==> flow/design.v <==
module Fiveto32Decoder(Select, Wenable, Load_Out);
input [4:0] Select;
input Wenable;
output reg [31:0] Load_Out;
always@(*)
if (Wenable == 1)
case(Select)
5'h0 : Load_Out = 32'h00000001;
5'h1 : Load_Out = 32'h00000002;
5'h2 : Load_Out = 32'h00000004;
5'h3 : Load_Out = 32'h00000008;
5'h4 : Load_Out = 32'h00000010;
5'h5 : Load_Out = 32'h00000020;
5'h6 : Load_Out = 32'h00000040;
5'h7 : Load_Out = 32'h00000080;
5'h8 : Load_Out = 32'h00000100;
5'h9 : Load_Out = 32'h00000200;
5'hA : Load_Out = 32'h00000400;
5'hB : Load_Out = 32'h00000800;
5'hC : Load_Out = 32'h000001000;
5'hD : Load_Out = 32'h000002000;
5'hE : Load_Out = 32'h000004000;
5'hF : Load_Out = 32'h000008000;
5'h10 : Load_Out = 32'h00010000;
5'h11 : Load_Out = 32'h00020000;
5'h12 : Load_Out = 32'h00040000;
5'h13 : Load_Out = 32'h00080000;
5'h14 : Load_Out = 32'h00100000;
5'h15 : Load_Out = 32'h00200000;
5'h16 : Load_Out = 32'h00400000;
5'h17 : Load_Out = 32'h00800000;
5'h18 : Load_Out = 32'h01000000;
5'h19 : Load_Out = 32'h02000000;
5'h1A : Load_Out = 32'h04000000;
5'h1B : Load_Out = 32'h08000000;
5'h1C : Load_Out = 32'h10000000;
5'h1D : Load_Out = 32'h20000000;
5'h1E : Load_Out = 32'h40000000;
5'h1F : Load_Out = 32'h80000000;
default: Load_Out = 32'h00000000;
endcase
else
Load_Out <= 0;
endmodule
module Register32bit (Din, Dout, Load, Reset, clk);
input [31:0] Din;
output reg [31:0] Dout;
input Load, Reset, clk;
always@(posedge clk or posedge Reset) begin
if (Reset == 1)
Dout = 0;
else if (Load == 1)
Dout <= Din;
else
Dout <= Dout;
end
endmodule
module Mux32to1 (Reg0,Reg1,Reg2,Reg3,Reg4,Reg5,Reg6,Reg7,Reg8,Reg9,Reg10,Reg11,Reg12,Reg13,Reg14,Reg15,Reg16,Reg17,Reg18,Reg19,Reg20,Reg21,Reg22,Reg23,Reg24,Reg25,Reg26,Reg27,Reg28,Reg29,Reg30,Reg31, Select, Regout);
input [31:0]Reg0, Reg1,Reg2,Reg3,Reg4,Reg5,Reg6,Reg7,Reg8,Reg9,Reg10,Reg11,Reg12,Reg13,Reg14,Reg15,Reg16;
input [31:0]Reg17,Reg18,Reg19,Reg20,Reg21,Reg22,Reg23,Reg24,Reg25,Reg26,Reg27,Reg28,Reg29,Reg30,Reg31;
input [4:0]Select;
output reg [31:0] Regout;
always@(*)
case(Select)
5'h0: Regout <= Reg0;
5'h1: Regout <= Reg1;
5'h2: Regout <= Reg2;
5'h3: Regout <= Reg3;
5'h4: Regout <= Reg4;
5'h5: Regout <= Reg5;
5'h6: Regout <= Reg6;
5'h7: Regout <= Reg7;
5'h8: Regout <= Reg8;
5'h9: Regout <= Reg9;
5'hA: Regout <= Reg10;
5'hB: Regout <= Reg11;
5'hC: Regout <= Reg12;
5'hD: Regout <= Reg13;
5'hE: Regout <= Reg14;
5'hF: Regout <= Reg15;
5'h10: Regout <= Reg16;
5'h11: Regout <= Reg17;
5'h12: Regout <= Reg18;
5'h13: Regout <= Reg19;
5'h14: Regout <= Reg20;
5'h15: Regout <= Reg21;
5'h16: Regout <= Reg22;
5'h17: Regout <= Reg23;
5'h18: Regout <= Reg24;
5'h19: Regout <= Reg25;
5'h1A: Regout <= Reg26;
5'h1B: Regout <= Reg27;
5'h1C: Regout <= Reg28;
5'h1D: Regout <= Reg29;
5'h1E: Regout <= Reg30;
5'h1F: Regout <= Reg31;
default Regout <= 32'b0;
endcase
endmodule
module RegisterFile32Bits(DataIn,DataA,DataB,RdAddress1,RdAddress2,WrtAddress,clk,Reset,Wenable);
input[31:0]DataIn;
input clk,Reset,Wenable;
input [4:0]RdAddress1,RdAddress2,WrtAddress;
output [31:0]DataA,DataB;
wire [31:0] Load;
wire [31:0] Dout0;
wire [31:0] Dout1;
wire [31:0] Dout2;
wire [31:0] Dout3;
wire [31:0] Dout4;
wire [31:0] Dout5;
wire [31:0] Dout6;
wire [31:0] Dout7;
wire [31:0] Dout8;
wire [31:0] Dout9;
wire [31:0] Dout10;
wire [31:0] Dout11;
wire [31:0] Dout12;
wire [31:0] Dout13;
wire [31:0] Dout14;
wire [31:0] Dout15;
wire [31:0] Dout16;
wire [31:0] Dout17;
wire [31:0] Dout18;
wire [31:0] Dout19;
wire [31:0] Dout20;
wire [31:0] Dout21;
wire [31:0] Dout22;
wire [31:0] Dout23;
wire [31:0] Dout24;
wire [31:0] Dout25;
wire [31:0] Dout26;
wire [31:0] Dout27;
wire [31:0] Dout28;
wire [31:0] Dout29;
wire [31:0] Dout30;
wire [31:0] Dout31;
Fiveto32Decoder u00 (WrtAddress,Wenable,Load);
Register32bit uu0 (DataIn, Dout0, Load[0], Reset, clk);
Register32bit uu1 (DataIn, Dout1, Load[1], Reset, clk);
Register32bit uu2 (DataIn, Dout2, Load[2], Reset, clk);
Register32bit uu3 (DataIn, Dout3, Load[3], Reset, clk);
Register32bit uu4 (DataIn, Dout4, Load[4], Reset, clk);
Register32bit uu5 (DataIn, Dout5, Load[5], Reset, clk);
Register32bit uu6 (DataIn, Dout6, Load[6], Reset, clk);
Register32bit uu7 (DataIn, Dout7, Load[7], Reset, clk);
Register32bit uu8 (DataIn, Dout8, Load[8], Reset, clk);
Register32bit uu9 (DataIn, Dout9, Load[9], Reset, clk);
Register32bit uu10 (DataIn, Dout10, Load[10], Reset, clk);
Register32bit uu11 (DataIn, Dout11, Load[11], Reset, clk);
Register32bit uu12 (DataIn, Dout12, Load[12], Reset, clk);
Register32bit uu13 (DataIn, Dout13, Load[13], Reset, clk);
Register32bit uu14 (DataIn, Dout14, Load[14], Reset, clk);
Register32bit uu15 (DataIn, Dout15, Load[15], Reset, clk);
Register32bit uu16 (DataIn, Dout16, Load[16], Reset, clk);
Register32bit uu17 (DataIn, Dout17, Load[17], Reset, clk);
Register32bit uu18 (DataIn, Dout18, Load[18], Reset, clk);
Register32bit uu19 (DataIn, Dout19, Load[19], Reset, clk);
Register32bit uu20 (DataIn, Dout20, Load[20], Reset, clk);
Register32bit uu21 (DataIn, Dout21, Load[21], Reset, clk);
Register32bit uu22 (DataIn, Dout22, Load[22], Reset, clk);
Register32bit uu23 (DataIn, Dout23, Load[23], Reset, clk);
Register32bit uu24 (DataIn, Dout24, Load[24], Reset, clk);
Register32bit uu25 (DataIn, Dout25, Load[25], Reset, clk);
Register32bit uu26 (DataIn, Dout26, Load[26], Reset, clk);
Register32bit uu27 (DataIn, Dout27, Load[27], Reset, clk);
Register32bit uu28 (DataIn, Dout28, Load[28], Reset, clk);
Register32bit uu29 (DataIn, Dout29, Load[29], Reset, clk);
Register32bit uu30 (DataIn, Dout30, Load[30], Reset, clk);
Register32bit uu31 (DataIn, Dout31, Load[31], Reset, clk);
Mux32to1 um1(Dout0,Dout1,Dout2,Dout3,Dout4,Dout5,Dout6,Dout7,Dout8,Dout9,Dout10,Dout11,Dout12,Dout13,Dout14,Dout15,Dout16,Dout17,Dout18,Dout19,Dout20,Dout21,Dout22,Dout23,Dout24,Dout25,Dout26,Dout27,Dout28,Dout29,Dout30,Dout31,RdAddress1, DataA);
Mux32to1 um2(Dout0,Dout1,Dout2,Dout3,Dout4,Dout5,Dout6,Dout7,Dout8,Dout9,Dout10,Dout11,Dout12,Dout13,Dout14,Dout15,Dout16,Dout17,Dout18,Dout19,Dout20,Dout21,Dout22,Dout23,Dout24,Dout25,Dout26,Dout27,Dout28,Dout29,Dout30,Dout31,RdAddress2, DataB);
endmodule 
# Step by step through the tools: RegisterFile32Bits

Module RegisterFile32Bits before and after one edit of its RTL, step after step.
Lines under "original" count in the file above, lines under "edited" in the edited file.
"difference" is "edited" less "original", of the values as shown; "rel. change" is that difference over "original", in percent.
Operators carry their Yosys type and port widths (W data, S select, Z words).
Cell names lack the library's common part.
The mark -- stands for no value.

Design top: RegisterFile32Bits
Clock: clk
Cell library: sky130hd
Corner: tt_025C_1v80

# The edit

The edit as a unified diff against the file above.
The edit is scripted: it alters the design's behaviour and was not made to optimise anything.

```diff
@@ -158,5 +158,5 @@
 Register32bit uu19 (DataIn, Dout19, Load[19], Reset, clk);
 Register32bit uu20 (DataIn, Dout20, Load[20], Reset, clk);
-Register32bit uu21 (DataIn, Dout21, Load[21], Reset, clk);
+assign Dout21 = DataIn;
 Register32bit uu22 (DataIn, Dout22, Load[22], Reset, clk);
 Register32bit uu23 (DataIn, Dout23, Load[23], Reset, clk);
```

# Word-level counts

Source: Yosys, flattened and elaborated, memories not mapped. Widths are those after wreduce. Registers that Yosys merges into a memory's read port (data or address) are not register bits. Print and check cells do not count. Equal cells are merged and count once.
Yosys's memory passes give these memory sizes; they may raise the number of words (mostly to a power of two), join words into wider ones and drop unused or constant bits.

Word-level totals:

| element                 | original | edited | difference | rel. change (%) |
| memories kept           | 1        | 1      | 0          | 0.00 |
| memory bits (read-only) | 1024     | 1024   | 0          | 0.00 |
| output and inout bits   | 64       | 64     | 0          | 0.00 |
| register bits           | 1024     | 992    | -32        | -3.12 |
| cells after elaboration | 100      | 99     | -1         | -1.00 |

Memories:

| element                                      | original         | edited |
| shape (words x width / read and write ports) | 32 x 32 bit 1R0W | 32 x 32 bit 1R0W |

Operators by class:

| element              | original | edited | difference | rel. change (%) |
| eq/ne operators      | 62       | 62     | 0          | 0.00 |
| reduce/logical cells | 2        | 2      | 0          | 0.00 |
| multiplexer cells    | 3        | 3      | 0          | 0.00 |

Unchanged operator kinds not shown: 8.

# Depth

Yosys ltp: most cells in a row. Word level: on the elaborated netlist, between registers, memories and ports. Mapped: between sequential cells and ports; inverters and the memories' decode and read muxes count.

Depth:

| element                   | original | edited | difference | rel. change (%) |
| depth in word-level cells | 2        | 2      | 0          | 0.00 |
| ABC_AREA                  | 0        | 0      | --         | -- |
| mapped depth              | 10       | 10     | 0          | 0.00 |

# Mapped cells and area

Source: synth_stat.txt of the flow (Yosys; design flattened, memories mapped). It holds for the ABC_AREA given above (unset counts as 0); a run with the other value may have another netlist.

Synthesis totals:

| element               | original | edited  | difference | rel. change (%) |
| flip-flop cells       | 1024     | 992     | -32        | -3.12 |
| cells in the netlist  | 5157     | 5319    | +162       | +3.14 |
| buffers               | 598      | 610     | +12        | +2.01 |
| sequential area (µm²) | 25624.6  | 24823.8 | -800.8     | -3.13 |
| mapped area (µm²)     | 54133.2  | 54278.3 | +145.1     | +0.27 |

Cell types:

| type     | original | edited | difference | rel. change (%) |
| a22oi_1  | 210      | 45     | -165       | -78.57 |
| nand3_1  | 1299     | 1398   | +99        | +7.62 |
| nor2_1   | 60       | 143    | +83        | +138.33 |
| clkbuf_1 | 428      | 346    | -82        | -19.16 |
| buf_2    | 59       | 135    | +76        | +128.81 |
| a21oi_1  | 50       | 112    | +62        | +124.00 |
| mux2i_1  | 10       | 50     | +40        | +400.00 |
| nor4_1   | 67       | 103    | +36        | +53.73 |
| dfrtp_1  | 1024     | 992    | -32        | -3.12 |
| nand4_1  | 388      | 357    | -31        | -7.99 |
| or4_1    | 32       | 2      | -30        | -93.75 |
| o32a_1   | 33       | 6      | -27        | -81.82 |
| and3_1   | 71       | 97     | +26        | +36.62 |
| o211ai_1 | 4        | 26     | +22        | +550.00 |
| o21ai_0  | 36       | 15     | -21        | -58.33 |
| and2_1   | 29       | 10     | -19        | -65.52 |
| a2111o_1 | 0        | 17     | +17        | -- |
| buf_1    | 104      | 119    | +15        | +14.42 |

Unchanged cell types not shown: 8.
Not every row of either side is listed.
The figures by module come from a second, unflattened synthesis with its own total; it is not the netlist above.

Unflattened totals:

| element                                       | original | edited  | difference | rel. change (%) |
| cells (unflattened synthesis)                 | 4963     | 4894    | -69        | -1.39 |
| area total of the unflattened synthesis (µm²) | 59315.6  | 57966.8 | -1348.8    | -2.27 |

Rows give one instance, submodules left out.

Modules, original:

| module             | instances | sequential area (µm²) | area (µm²) | cells |
| Register32bit      | 32        | 800.8                 | 1348.8     | 69 |
| Mux32to1           | 2         | 0.0                   | 7960.1     | 1354 |
| Fiveto32Decoder    | 1         | 0.0                   | 234.0      | 47 |
| RegisterFile32Bits | 1         | 0.0                   | 0.0        | 0 |

Modules, edited:

| module             | instances | sequential area (µm²) | area (µm²) | cells |
| Register32bit      | 31        | 800.8                 | 1348.8     | 69 |
| Mux32to1           | 2         | 0.0                   | 7960.1     | 1354 |
| Fiveto32Decoder    | 1         | 0.0                   | 234.0      | 47 |
| RegisterFile32Bits | 1         | 0.0                   | 0.0        | 0 |

# Worst setup path after synthesis

Source: OpenSTA report_checks on the synthesized netlist (no wires, ideal clock, input and output delay 20% of the period each), path of least setup slack; recovery checks are left aside. Register names are those of the netlist, which keeps one name where synthesis merged equal registers.

Timing path after synthesis:

| element                             | original                  | edited                    | difference | rel. change (%) |
| path kind                           | input port to output port | input port to output port | --         | -- |
| start                               | input RdAddress1[3]       | input RdAddress1[3]       | --         | -- |
| end                                 | output DataA[12]          | output DataA[21]          | --         | -- |
| data required time (ps)             | 5600                      | 5600                      | 0          | 0.00 |
| setup slack (ps)                    | 2444                      | 2632                      | +188       | -- |
| buffers on the path                 | 3                         | 3                         | 0          | 0.00 |
| clock period (ps)                   | 7000                      | 7000                      | 0          | 0.00 |
| launch time at the first pin (ps)   | 1400                      | 1400                      | 0          | 0.00 |
| external input delay (ps)           | 1400                      | 1400                      | 0          | 0.00 |
| stages on the path                  | 8                         | 8                         | 0          | 0.00 |
| path delay (ps)                     | 1756                      | 1568                      | -188       | -10.71 |
| arrival (ps)                        | 3156                      | 2968                      | -188       | -5.96 |
| period reached after synthesis (ps) | 4556                      | 4368                      | -188       | -4.13 |

"path delay" = arrival - input delay + setup time.
A path that ends at an output port has no setup time.
"stages on the path": output pins that drive a net of the path, with the launching flip-flop's if there is one; two outputs of one cell count as two.
"period reached after synthesis" = period - worst setup slack (recovery checks aside). The figure is calculated, with input and output delays left at 20% of the set period.
Between the ends stands the longest chain of elaborated cells between them, by number of cells; it is not shown to be the way that was timed. Of several equally long chains one is given.
Each line given opens the expression or statement behind the cell; cells for indexed reads and writes are added by Yosys, which also makes memories of some case tables.

Between the ends, after synthesis, original:
Cells stage by stage: buf_2 > nor2b_4 > buf_6 > and2_1 > buf_2 > a221o_1 > or4_1 > o32a_1
Length of the longest elaborated chain: 2
Elaborated cells between the ends (all ways): 33

RTL lines, path after synthesis, original:

| element       | line | source |
| from (decl)   | 103  | `input [4:0]RdAddress1,RdAddress2,WrtAddress;` |
| $eq A5 B5 Y1  | 64   | `case(Select)` |
| $pmux W32 S32 | 64   |  |
| to (decl)     | 104  | `output [31:0]DataA,DataB;` |

Between the ends, after synthesis, edited:
Cells stage by stage: buf_6 > buf_2 > buf_1 > mux2i_1 > nor2_1 > a2111o_1 > nor4_1 > a21oi_1
Length of the longest elaborated chain: 2
Elaborated cells between the ends (all ways): 33

RTL lines, path after synthesis, edited:

| element       | line | source |
| from (decl)   | 103  | `input [4:0]RdAddress1,RdAddress2,WrtAddress;` |
| $eq A5 B5 Y1  | 64   | `case(Select)` |
| $pmux W32 S32 | 64   |  |
| to (decl)     | 104  | `output [31:0]DataA,DataB;` |

# Path in the finished layout

Path of least setup slack in the final report of the runs of pair 1 (OpenROAD, finished layout, wires in). Where an end is a register, its clock arrival counts in the times.
The path's times are printed in steps of 10 ps; the period is the one set.

Timing path post-layout:

| element                           | original                  | edited                    | difference | rel. change (%) |
| path kind                         | input port to output port | input port to output port | --         | -- |
| start                             | input RdAddress1[3]       | input RdAddress1[1]       | --         | -- |
| end                               | output DataA[23]          | output DataA[15]          | --         | -- |
| arrival (ps)                      | 5330                      | 4820                      | -510       | -9.57 |
| launch time at the first pin (ps) | 1400                      | 1400                      | 0          | 0.00 |
| stages on the path                | 10                        | 9                         | -1         | -10.00 |
| external input delay (ps)         | 1400                      | 1400                      | 0          | 0.00 |
| setup slack (ps)                  | 270                       | 780                       | +510       | -- |
| buffers on the path               | 5                         | 4                         | -1         | -20.00 |
| clock period (ps)                 | 7000                      | 7000                      | 0          | 0.00 |
| data required time (ps)           | 5600                      | 5600                      | 0          | 0.00 |

Between the ends stands the longest chain of elaborated cells between them, by number of cells; it is not shown to be the way that was timed. Of several equally long chains one is given.

Between the ends, post-layout, original:
Cells stage by stage: clkdlybuf4s50_1 > buf_4 > and2_4 > buf_12 > and2_2 > buf_4 > a22oi_1 > nand4_1 > o32a_1 > clkdlybuf4s50_1
Length of the longest elaborated chain: 2
Elaborated cells between the ends (all ways): 33

RTL lines, path post-layout, original:

| element       | line | source |
| from (decl)   | 103  | `input [4:0]RdAddress1,RdAddress2,WrtAddress;` |
| $eq A5 B5 Y1  | 64   | `case(Select)` |
| $pmux W32 S32 | 64   |  |
| to (decl)     | 104  | `output [31:0]DataA,DataB;` |

Between the ends, post-layout, edited:
Cells stage by stage: buf_2 > buf_4 > and4_2 > buf_4 > a21oi_1 > nor2_1 > nor4_1 > a21oi_1 > clkdlybuf4s50_1
Length of the longest elaborated chain: 2
Elaborated cells between the ends (all ways): 33

RTL lines, path post-layout, edited:

| element       | line | source |
| from (decl)   | 103  | `input [4:0]RdAddress1,RdAddress2,WrtAddress;` |
| $eq A5 B5 Y1  | 64   | `case(Select)` |
| $pmux W32 S32 | 64   |  |
| to (decl)     | 104  | `output [31:0]DataA,DataB;` |

# Layout results

Runs of the flow (Yosys, OpenROAD) on both versions; the two runs of a pair have the same settings. The constraints put input and output delay at 20% of the set period each and load the outputs with 0.01 pF.

Flow settings, pair 1:
CORE_UTILIZATION: 50
period_ns: 7.0
CAP_MARGIN: 20
CORE_MARGIN: 2
SLEW_MARGIN: 20

Results, pair 1:

| element                                                 | original | edited   | difference | rel. change (%) |
| die footprint (µm²)                                     | 110916.0 | 111209.0 | +293.0     | +0.26 |
| area of the synthesized netlist (µm²)                   | 54133.2  | 54278.3  | +145.1     | +0.27 |
| lowest hold slack (ps)                                  | 517      | 525      | +8         | -- |
| area of the standard cells in the finished layout (µm²) | 60977.2  | 60872.1  | -105.1     | -0.17 |
| clock period achieved (ps)                              | 6733     | 6219     | -514       | -7.63 |
| worst setup slack after layout (ps)                     | 267      | 781      | +514       | -- |
| total design power (uW)                                 | 17251    | 16875    | -376       | -2.18 |
| total negative slack (ps)                               | 0        | 0        | 0          | -- |
| utilization in the final report (%)                     | 56.9     | 56.7     | -0.2       | -- |

Flow settings, pair 2:
CORE_ASPECT_RATIO: 1.87
CORE_UTILIZATION: 65
CTS_CLUSTER_DIAMETER: 138
MAX_ROUTING_LAYER: met5
PLACE_DENSITY_LB_ADDON: 0.19
SETUP_SLACK_MARGIN: 2.17
SLEW_MARGIN: 30
TNS_END_PERCENT: 50
period_ns: 11.8
CAP_MARGIN: 20
CORE_MARGIN: 2

Results, pair 2:

| element                                                 | original | edited  | difference | rel. change (%) |
| die footprint (µm²)                                     | 85720.5  | 85946.2 | +225.7     | +0.26 |
| area of the synthesized netlist (µm²)                   | 54133.2  | 54278.3 | +145.1     | +0.27 |
| lowest hold slack (ps)                                  | 519      | 523     | +4         | -- |
| area of the standard cells in the finished layout (µm²) | 58931.5  | 58816.4 | -115.1     | -0.20 |
| clock period achieved (ps)                              | 9257     | 9060    | -197       | -2.13 |
| worst setup slack after layout (ps)                     | 2543     | 2740    | +197       | -- |
| total design power (uW)                                 | 9667     | 9351    | -316       | -3.27 |
| total negative slack (ps)                               | 0        | 0       | 0          | -- |
| utilization in the final report (%)                     | 71.4     | 70.8    | -0.6       | -- |

By "clock period achieved" is meant the clock period of the run minus its worst setup slack. This is arithmetic on one report: input and output delays are still those of the set period (20% each).
By "total design power" is meant OpenSTA's value without simulated activity: inputs other than the clock are taken to toggle once in ten clock periods, and the tool carries that through the logic.
